==> flow/design.v <==
`timescale 1ns / 1ps
module HalfAdder(
    input a,  
    input b,  
    output f,  
    output carryOut  
    );
    xor(f, a, b);
    and(carryOut, a, b);
endmodule
`timescale 1ns / 1ps
module FullAdder(
    input a,
    input b,
    input carryIn,
    output sum,
    output carryOut
    );
    wire ha1Sum, ha1CarryOut, ha2CarryOut;
    HalfAdder halfAdder1(a, b, ha1Sum, ha1CarryOut);
    HalfAdder halfAdder2(ha1Sum, carryIn, sum, ha2CarryOut);
    or(carryOut, ha1CarryOut, ha2CarryOut);
endmodule
`timescale 1ns / 1ps
module MultiAnd16(
    input [15:0] a,
    input b,
    output [15:0] c
    );
    and(c[0], a[0], b);
    and(c[1], a[1], b);
    and(c[2], a[2], b);
    and(c[3], a[3], b);
    and(c[4], a[4], b);
    and(c[5], a[5], b);
    and(c[6], a[6], b);
    and(c[7], a[7], b);
    and(c[8], a[8], b);
    and(c[9], a[9], b);
    and(c[10], a[10], b);
    and(c[11], a[11], b);
    and(c[12], a[12], b);
    and(c[13], a[13], b);
    and(c[14], a[14], b);
    and(c[15], a[15], b);
endmodule
`timescale 1ns / 1ps
module MultiAdd15(
    input [14:0] a,
    input [14:0] b,
    input [14:0] carryIn,
    output [14:0] sum,
    output [14:0] carryOut
    );
    FullAdder fa0(a[0], b[0], carryIn[0], sum[0], carryOut[0]);  
    FullAdder fa1(a[1], b[1], carryIn[1], sum[1], carryOut[1]);
    FullAdder fa2(a[2], b[2], carryIn[2], sum[2], carryOut[2]);
    FullAdder fa3(a[3], b[3], carryIn[3], sum[3], carryOut[3]);
    FullAdder fa4(a[4], b[4], carryIn[4], sum[4], carryOut[4]);
    FullAdder fa5(a[5], b[5], carryIn[5], sum[5], carryOut[5]);
    FullAdder fa6(a[6], b[6], carryIn[6], sum[6], carryOut[6]);
    FullAdder fa7(a[7], b[7], carryIn[7], sum[7], carryOut[7]);
    FullAdder fa8(a[8], b[8], carryIn[8], sum[8], carryOut[8]);
    FullAdder fa9(a[9], b[9], carryIn[9], sum[9], carryOut[9]);
    FullAdder fa10(a[10], b[10], carryIn[10], sum[10], carryOut[10]);
    FullAdder fa11(a[11], b[11], carryIn[11], sum[11], carryOut[11]);
    FullAdder fa12(a[12], b[12], carryIn[12], sum[12], carryOut[12]);
    FullAdder fa13(a[13], b[13], carryIn[13], sum[13], carryOut[13]);
    FullAdder fa14(a[14], b[14], carryIn[14], sum[14], carryOut[14]);
endmodule
`timescale 1ns / 1ps
module ArrayMultiplier(
    input [15:0] a,
    input [15:0] b,
    output [31:0] f
    );
    wire [15:0] tmpAnd [0:15];
    wire [14:0] tmpSum [0:14];
    wire [14:0] tmpCarry [0:15];
    MultiAnd16 and0(a, b[0], tmpAnd[0]);
    MultiAnd16 and1(a, b[1], tmpAnd[1]);
    MultiAnd16 and2(a, b[2], tmpAnd[2]);
    MultiAnd16 and3(a, b[3], tmpAnd[3]);
    MultiAnd16 and4(a, b[4], tmpAnd[4]);
    MultiAnd16 and5(a, b[5], tmpAnd[5]);
    MultiAnd16 and6(a, b[6], tmpAnd[6]);
    MultiAnd16 and7(a, b[7], tmpAnd[7]);
    MultiAnd16 and8(a, b[8], tmpAnd[8]);
    MultiAnd16 and9(a, b[9], tmpAnd[9]);
    MultiAnd16 and10(a, b[10], tmpAnd[10]);
    MultiAnd16 and11(a, b[11], tmpAnd[11]);
    MultiAnd16 and12(a, b[12], tmpAnd[12]);
    MultiAnd16 and13(a, b[13], tmpAnd[13]);
    MultiAnd16 and14(a, b[14], tmpAnd[14]);
    MultiAnd16 and15(a, b[15], tmpAnd[15]);
    MultiAdd15 add0(tmpAnd[0][15:1], tmpAnd[1][14:0], 15'd0, tmpSum[0], tmpCarry[0]);
    MultiAdd15 add1({tmpAnd[1][15], tmpSum[0][14:1]}, tmpAnd[2][14:0], tmpCarry[0], tmpSum[1], tmpCarry[1]);
    MultiAdd15 add2({tmpAnd[2][15], tmpSum[1][14:1]}, tmpAnd[3][14:0], tmpCarry[1], tmpSum[2], tmpCarry[2]);
    MultiAdd15 add3({tmpAnd[3][15], tmpSum[2][14:1]}, tmpAnd[4][14:0], tmpCarry[2], tmpSum[3], tmpCarry[3]);
    MultiAdd15 add4({tmpAnd[4][15], tmpSum[3][14:1]}, tmpAnd[5][14:0], tmpCarry[3], tmpSum[4], tmpCarry[4]);
    MultiAdd15 add5({tmpAnd[5][15], tmpSum[4][14:1]}, tmpAnd[6][14:0], tmpCarry[4], tmpSum[5], tmpCarry[5]);
    MultiAdd15 add6({tmpAnd[6][15], tmpSum[5][14:1]}, tmpAnd[7][14:0], tmpCarry[5], tmpSum[6], tmpCarry[6]);
    MultiAdd15 add7({tmpAnd[7][15], tmpSum[6][14:1]}, tmpAnd[8][14:0], tmpCarry[6], tmpSum[7], tmpCarry[7]);
    MultiAdd15 add8({tmpAnd[8][15], tmpSum[7][14:1]}, tmpAnd[9][14:0], tmpCarry[7], tmpSum[8], tmpCarry[8]);
    MultiAdd15 add9({tmpAnd[9][15], tmpSum[8][14:1]}, tmpAnd[10][14:0], tmpCarry[8], tmpSum[9], tmpCarry[9]);
    MultiAdd15 add10({tmpAnd[10][15], tmpSum[9][14:1]}, tmpAnd[11][14:0], tmpCarry[9], tmpSum[10], tmpCarry[10]);
    MultiAdd15 add11({tmpAnd[11][15], tmpSum[10][14:1]}, tmpAnd[12][14:0], tmpCarry[10], tmpSum[11], tmpCarry[11]);
    MultiAdd15 add12({tmpAnd[12][15], tmpSum[11][14:1]}, tmpAnd[13][14:0], tmpCarry[11], tmpSum[12], tmpCarry[12]);
    MultiAdd15 add13({tmpAnd[13][15], tmpSum[12][14:1]}, tmpAnd[14][14:0], tmpCarry[12], tmpSum[13], tmpCarry[13]);
    MultiAdd15 add14({tmpAnd[14][15], tmpSum[13][14:1]}, tmpAnd[15][14:0], tmpCarry[13], tmpSum[14], tmpCarry[14]);
    FullAdder add15(tmpSum[14][1], tmpCarry[14][0], 1'b0, f[16], tmpCarry[15][0]);
    FullAdder add16(tmpSum[14][2], tmpCarry[14][1], tmpCarry[15][0], f[17], tmpCarry[15][1]);
    FullAdder add17(tmpSum[14][3], tmpCarry[14][2], tmpCarry[15][1], f[18], tmpCarry[15][2]);
    FullAdder add18(tmpSum[14][4], tmpCarry[14][3], tmpCarry[15][2], f[19], tmpCarry[15][3]);
    FullAdder add19(tmpSum[14][5], tmpCarry[14][4], tmpCarry[15][3], f[20], tmpCarry[15][4]);
    FullAdder add20(tmpSum[14][6], tmpCarry[14][5], tmpCarry[15][4], f[21], tmpCarry[15][5]);
    FullAdder add21(tmpSum[14][7], tmpCarry[14][6], tmpCarry[15][5], f[22], tmpCarry[15][6]);
    FullAdder add22(tmpSum[14][8], tmpCarry[14][7], tmpCarry[15][6], f[23], tmpCarry[15][7]);
    FullAdder add23(tmpSum[14][9], tmpCarry[14][8], tmpCarry[15][7], f[24], tmpCarry[15][8]);
    FullAdder add24(tmpSum[14][10], tmpCarry[14][9], tmpCarry[15][8], f[25], tmpCarry[15][9]);
    FullAdder add25(tmpSum[14][11], tmpCarry[14][10], tmpCarry[15][9], f[26], tmpCarry[15][10]);
    FullAdder add26(tmpSum[14][12], tmpCarry[14][11], tmpCarry[15][10], f[27], tmpCarry[15][11]);
    FullAdder add27(tmpSum[14][13], tmpCarry[14][12], tmpCarry[15][11], f[28], tmpCarry[15][12]);
    FullAdder add28(tmpSum[14][14], tmpCarry[14][13], tmpCarry[15][12], f[29], tmpCarry[15][13]);
    FullAdder add29(tmpAnd[15][15], tmpCarry[14][14], tmpCarry[15][13], f[30], f[31]);
    assign f[0] = tmpAnd[0][0];
    assign f[1] = tmpSum[0][0];
    assign f[2] = tmpSum[1][0];
    assign f[3] = tmpSum[2][0];
    assign f[4] = tmpSum[3][0];
    assign f[5] = tmpSum[4][0];
    assign f[6] = tmpSum[5][0];
    assign f[7] = tmpSum[6][0];
    assign f[8] = tmpSum[7][0];
    assign f[9] = tmpSum[8][0];
    assign f[10] = tmpSum[9][0];
    assign f[11] = tmpSum[10][0];
    assign f[12] = tmpSum[11][0];
    assign f[13] = tmpSum[12][0];
    assign f[14] = tmpSum[13][0];
    assign f[15] = tmpSum[14][0];
endmodule
`timescale 1ns / 1ps
module RippleAdder8(
    input [7:0] a,
    input [7:0] b,
    input carryIn,
    output [7:0] sum,
    output carryOut
    );
    wire tmpCarry [0:6];
    FullAdder fa0(a[0], b[0], carryIn, sum[0], tmpCarry[0]);  
    FullAdder fa1(a[1], b[1], tmpCarry[0], sum[1], tmpCarry[1]);
    FullAdder fa2(a[2], b[2], tmpCarry[1], sum[2], tmpCarry[2]);
    FullAdder fa3(a[3], b[3], tmpCarry[2], sum[3], tmpCarry[3]);
    FullAdder fa4(a[4], b[4], tmpCarry[3], sum[4], tmpCarry[4]);
    FullAdder fa5(a[5], b[5], tmpCarry[4], sum[5], tmpCarry[5]);
    FullAdder fa6(a[6], b[6], tmpCarry[5], sum[6], tmpCarry[6]);
    FullAdder fa7(a[7], b[7], tmpCarry[6], sum[7], carryOut);  
endmodule
`timescale 1ns / 1ps
module Adder32(
    input [31:0] a,
    input [31:0] b,
    output [31:0] sum,
    output carryOut
    );
    wire tmpCarry [0:2];
    RippleAdder8 add0(a[7:0], b[7:0], 1'b0, sum[7:0], tmpCarry[0]);
    RippleAdder8 add1(a[15:8], b[15:8], tmpCarry[0], sum[15:8], tmpCarry[1]);
    RippleAdder8 add2(a[23:16], b[23:16], tmpCarry[1], sum[23:16], tmpCarry[2]);
    RippleAdder8 add3(a[31:24], b[31:24], tmpCarry[2], sum[31:24], carryOut);
endmodule
`timescale 1ns / 1ps
module MACRegister(
    input clk,
    input rst,
    input [1:0] opcode,
    input [15:0] a,
    input [15:0] b,
    output [31:0] dataOut
    );
    reg [31:0] register;
    assign dataOut = register;
    wire [31:0] product;
    wire [31:0] sum;
    ArrayMultiplier multiplier(a, b, product);
    Adder32 adder(register, product, sum);
    always @ (posedge clk) begin
        if (rst)
            register <= 32'd0;
        else case (opcode)
            2'd1:  
                register <= {a, b};
            2'd2:  
                register <= sum;
        endcase
    end
endmodule
# From RTL to reports: MACRegister
# Tool output for the design above, in the order of the flow.
# Lines are those of the file above, counted from 1.
# Operators: Yosys type, input widths -> output width; for muxes data width and select width s.
# Library cell names are shortened.
setup:
  top: "MACRegister"
  clock_port: "clk"
  lib: "sky130hd"
  pvt_corner: "tt_025C_1v80"

# Word-level counts
# Source: Yosys, flattened and elaborated, memories not mapped. Widths are those after wreduce. Registers that Yosys merges into a memory's read port (data or address) are not register bits. Print and check cells do not count. Equal cells are merged and count once.
word_totals:
  in_bits: 36
  output_inout_bits: 32
  regBits: 32
  wordCells: 1567
op_classes:
  reduce_and_logical: 1
  n_mux: 1
  eq_ne: 2
  n_logic: 1562
ops:
  columns: ["cell", "count"]
  rows:
  - ["$and 1x1->1", 781]
  - ["$xor 1x1->1", 527]
  - ["$or 1x1->1", 254]
  - ["$pmux 32 s2", 1]
  - ["$eq 2x1->1 const B", 1]
  - ["$eq 2x2->1 const B", 1]
  - ["$reduce_bool 2->1", 1]

# Longest topological paths
# Longest topological path by Yosys (ltp), each cell counted once; first at word level (registers and memories cut), then after technology mapping (sequential cells cut; the memories' decode and read muxes count).
logic_depth:
  depth_word: 65
  ABC_AREA: 1
  depth_mapped: 47

# Netlist
# Source: synth_stat.txt of the flow (Yosys; design flattened, memories mapped). It holds for the ABC_AREA given above (unset counts as 0); a run with the other value may have another netlist.
types:
  columns: ["cell", "count"]
  rows:
  - ["fa_1", 254]
  - ["inv_1", 358]
  - ["nand2_1", 293]
  - ["dfxtp_1", 32]
  - ["buf_2", 69]
  - ["buf_4", 35]
  - ["o21ai_1", 51]
  - ["ha_1", 18]
  - ["a21oi_1", 30]
  - ["buf_6", 8]
  - ["o21ai_0", 9]
  - ["o211ai_2", 1]
  - ["nand3_1", 2]
  - ["a21oi_2", 1]
  - ["nor2_1", 2]
  - ["o211ai_1", 1]
  - ["inv_2", 1]
synth_totals:
  sequential_area_um2: 640.6
  synth_area_um2: 9593.0
  buf_cells: 112
  cells: 1165
  ff_cells: 32

# Path before layout
# OpenSTA on the mapped netlist: ideal clock, no wires. The path of least setup slack (recovery checks aside). Input and output delay are each 20% of the period. Register names are those of the netlist, which keeps one name where synthesis merged equal registers.
synth_path:
  path_type: "input-to-reg"
  start: "in b[1]"
  end: "reg register[31]"
  n_path_buf: 2
  path_delay_ps: 15185
  slack_ps: 15
  arrival_time_ps: 18915
  period_ps: 19000
  required_time_ps: 18930
  setup_ps: 70
  in_delay_ps: 3800
  driving_pins: 45
  period_less_setup_slack_ps: 18985
# "path_delay_ps" is the arrival time less input delay plus setup time.
# "driving_pins": output pins that drive a net of the path, with the launching flip-flop's if there is one; two outputs of one cell count as two.
# "period_less_setup_slack_ps" = period - worst setup slack (recovery checks aside). The figure is calculated, with input and output delays left at 20% of the set period.
# Between the ends stands the longest chain of elaborated cells between them, by number of cells; it is not shown to be the way that was timed. Of several equally long chains one is given.
# Each line given opens the expression or statement behind the cell; cells for indexed reads and writes are added by Yosys, which also makes memories of some case tables.
# A register here has more assigning lines than the two given.
synth_between:
  cell_sequence: "buf_2 buf_2 nand2_1 inv_1 ha_1 inv_1 fa_1 inv_1 fa_1 fa_1 fa_1 fa_1 fa_1 fa_1 fa_1 fa_1 fa_1 fa_1 (+9 left out) fa_1 fa_1 fa_1 fa_1 fa_1 fa_1 fa_1 fa_1 fa_1 fa_1 fa_1 inv_1 nand2_1 nand2_1 nand2_1 nand3_1 nand2_1 a21oi_1"
  elab_chain_len: 65
  cells_between: 1265
  cone_classes: "mux (1); logic (1264)"
synth_rtl:
  columns: ["element", "line_no", "source"]
  rows:
  - ["start, declared", 180, "input [15:0] b,"]
  - ["$and 1x1->1", 44, "and(c[14], a[14], b);"]
  - ["$xor 1x1->1 x28", 8, "xor(f, a, b);"]
  - ["$and 1x1->1", 9, "and(carryOut, a, b);"]
  - ["$or 1x1->1", 22, "or(carryOut, ha1CarryOut, ha2CarryOut);"]
  - ["$xor 1x1->1 x2", 8, null]
  - ["$and 1x1->1", 9, null]
  - ["$or 1x1->1", 22, null]
  - ["(+23 left out)", null, null]
  - ["$or 1x1->1", 22, null]
  - ["$and 1x1->1", 9, null]
  - ["$or 1x1->1", 22, null]
  - ["$and 1x1->1", 9, null]
  - ["$or 1x1->1", 22, null]
  - ["$xor 1x1->1", 8, null]
  - ["$pmux 32 s2", 192, "else case (opcode)"]
  - ["end, assigned", 194, "register <= {a, b};"]
  - ["end, assigned", 196, "register <= sum;"]
  - ["end, declared", 183, "reg [31:0] register;"]

# Worst path after layout
# Path of least setup slack in the final report of stored run 1 (OpenROAD, finished layout, wires in). Where an end is a register, its clock arrival counts in the times.
# The path's times are printed in steps of 10 ps; the period is the one set.
layout_path:
  path_type: "input-to-reg"
  start: "in b[1]"
  end: "reg register[31]"
  driving_pins: 44
  period_ps: 9810
  required_time_ps: 10040
  n_path_buf: 1
  slack_ps: -5610
  in_delay_ps: 1960
  arrival_time_ps: 15640
  setup_ps: 70
# Between the ends stands the longest chain of elaborated cells between them, by number of cells; it is not shown to be the way that was timed. Of several equally long chains one is given.
# A register here has more assigning lines than the two given.
layout_between:
  cell_sequence: "buf_12 nand2_4 inv_4 ha_4 inv_2 fa_1 inv_1 fa_1 fa_2 fa_2 fa_1 fa_2 fa_1 fa_2 fa_1 fa_1 fa_1 fa_2 (+8 left out) fa_2 fa_2 fa_2 fa_2 fa_2 fa_2 fa_2 fa_2 fa_2 fa_2 fa_2 inv_2 nand2_1 nand2_1 nand2_1 nand3_2 nand2_1 a21oi_1"
  elab_chain_len: 65
  cells_between: 1265
  cone_classes: "mux (1); logic (1264)"
layout_rtl:
  columns: ["element", "line_no", "source"]
  rows:
  - ["start, declared", 180, "input [15:0] b,"]
  - ["$and 1x1->1", 44, "and(c[14], a[14], b);"]
  - ["$xor 1x1->1 x28", 8, "xor(f, a, b);"]
  - ["$and 1x1->1", 9, "and(carryOut, a, b);"]
  - ["$or 1x1->1", 22, "or(carryOut, ha1CarryOut, ha2CarryOut);"]
  - ["$xor 1x1->1 x2", 8, null]
  - ["$and 1x1->1", 9, null]
  - ["$or 1x1->1", 22, null]
  - ["(+23 left out)", null, null]
  - ["$or 1x1->1", 22, null]
  - ["$and 1x1->1", 9, null]
  - ["$or 1x1->1", 22, null]
  - ["$and 1x1->1", 9, null]
  - ["$or 1x1->1", 22, null]
  - ["$xor 1x1->1", 8, null]
  - ["$pmux 32 s2", 192, "else case (opcode)"]
  - ["end, assigned", 194, "register <= {a, b};"]
  - ["end, assigned", 196, "register <= sum;"]
  - ["end, declared", 183, "reg [31:0] register;"]

# Stored flow runs of MACRegister (2 of them; Yosys, OpenROAD, sky130hd). They differ in their settings and are not a sequence. Constraints: input delay and output delay 20% of the set period each, output load 0.01 pF.
# "clock_period_reached_ps" = clock period - worst setup slack. The figure is calculated, with input and output delays left at 20% of the set period.
# "worstPathTime_ps" is the time allowed to the run's worst setup path (the clock period less input and output delay, where it has them) less its slack. Clock arrival times count: a late capture clock shortens it, a late launch clock lengthens it.
# "worstPathTime_ps" is given in steps of 10 ps.
runs:
  - name: "stored run 1"
    settings:
      ABC_AREA: 1
      CELL_PAD_IN_SITES_GLOBAL_PLACEMENT: 0
      CORE_UTILIZATION: 38
      CTS_CLUSTER_DIAMETER: 58
      CTS_CLUSTER_SIZE: 61
      GPL_ROUTABILITY_DRIVEN: 0
      GPL_TIMING_DRIVEN: 1
      HOLD_SLACK_MARGIN: 0.2
      PLACE_DENSITY: 0.79
      SLEW_MARGIN: 40
      TNS_END_PERCENT: 25
      period_ns: 9.81
      CAP_MARGIN: 20
      CORE_MARGIN: 2
    results:
      finalCellArea_um2: 11028.1
      setupTns_ps: -52752
      die_um2: 26531.5
      clock_period_reached_ps: 15419
      worstPathTime_ps: 13460
      worstPathKind: "input-to-reg"
      ws_setup_ps: -5609
      synth_area_um2: 9593.0
  - name: "stored run 2"
    settings:
      CELL_PAD_IN_SITES_DETAIL_PLACEMENT: 1
      CELL_PAD_IN_SITES_GLOBAL_PLACEMENT: 3
      CORE_MARGIN: 5
      CORE_UTILIZATION: 52
      CTS_CLUSTER_SIZE: 20
      MIN_ROUTING_LAYER: "met1"
      PLACE_DENSITY: 0.77
      SETUP_SLACK_MARGIN: 5.0
      SLEW_MARGIN: 35
      period_ns: 22.6
      CAP_MARGIN: 20
    outcome: "no results, placement failed with GPL-0301"
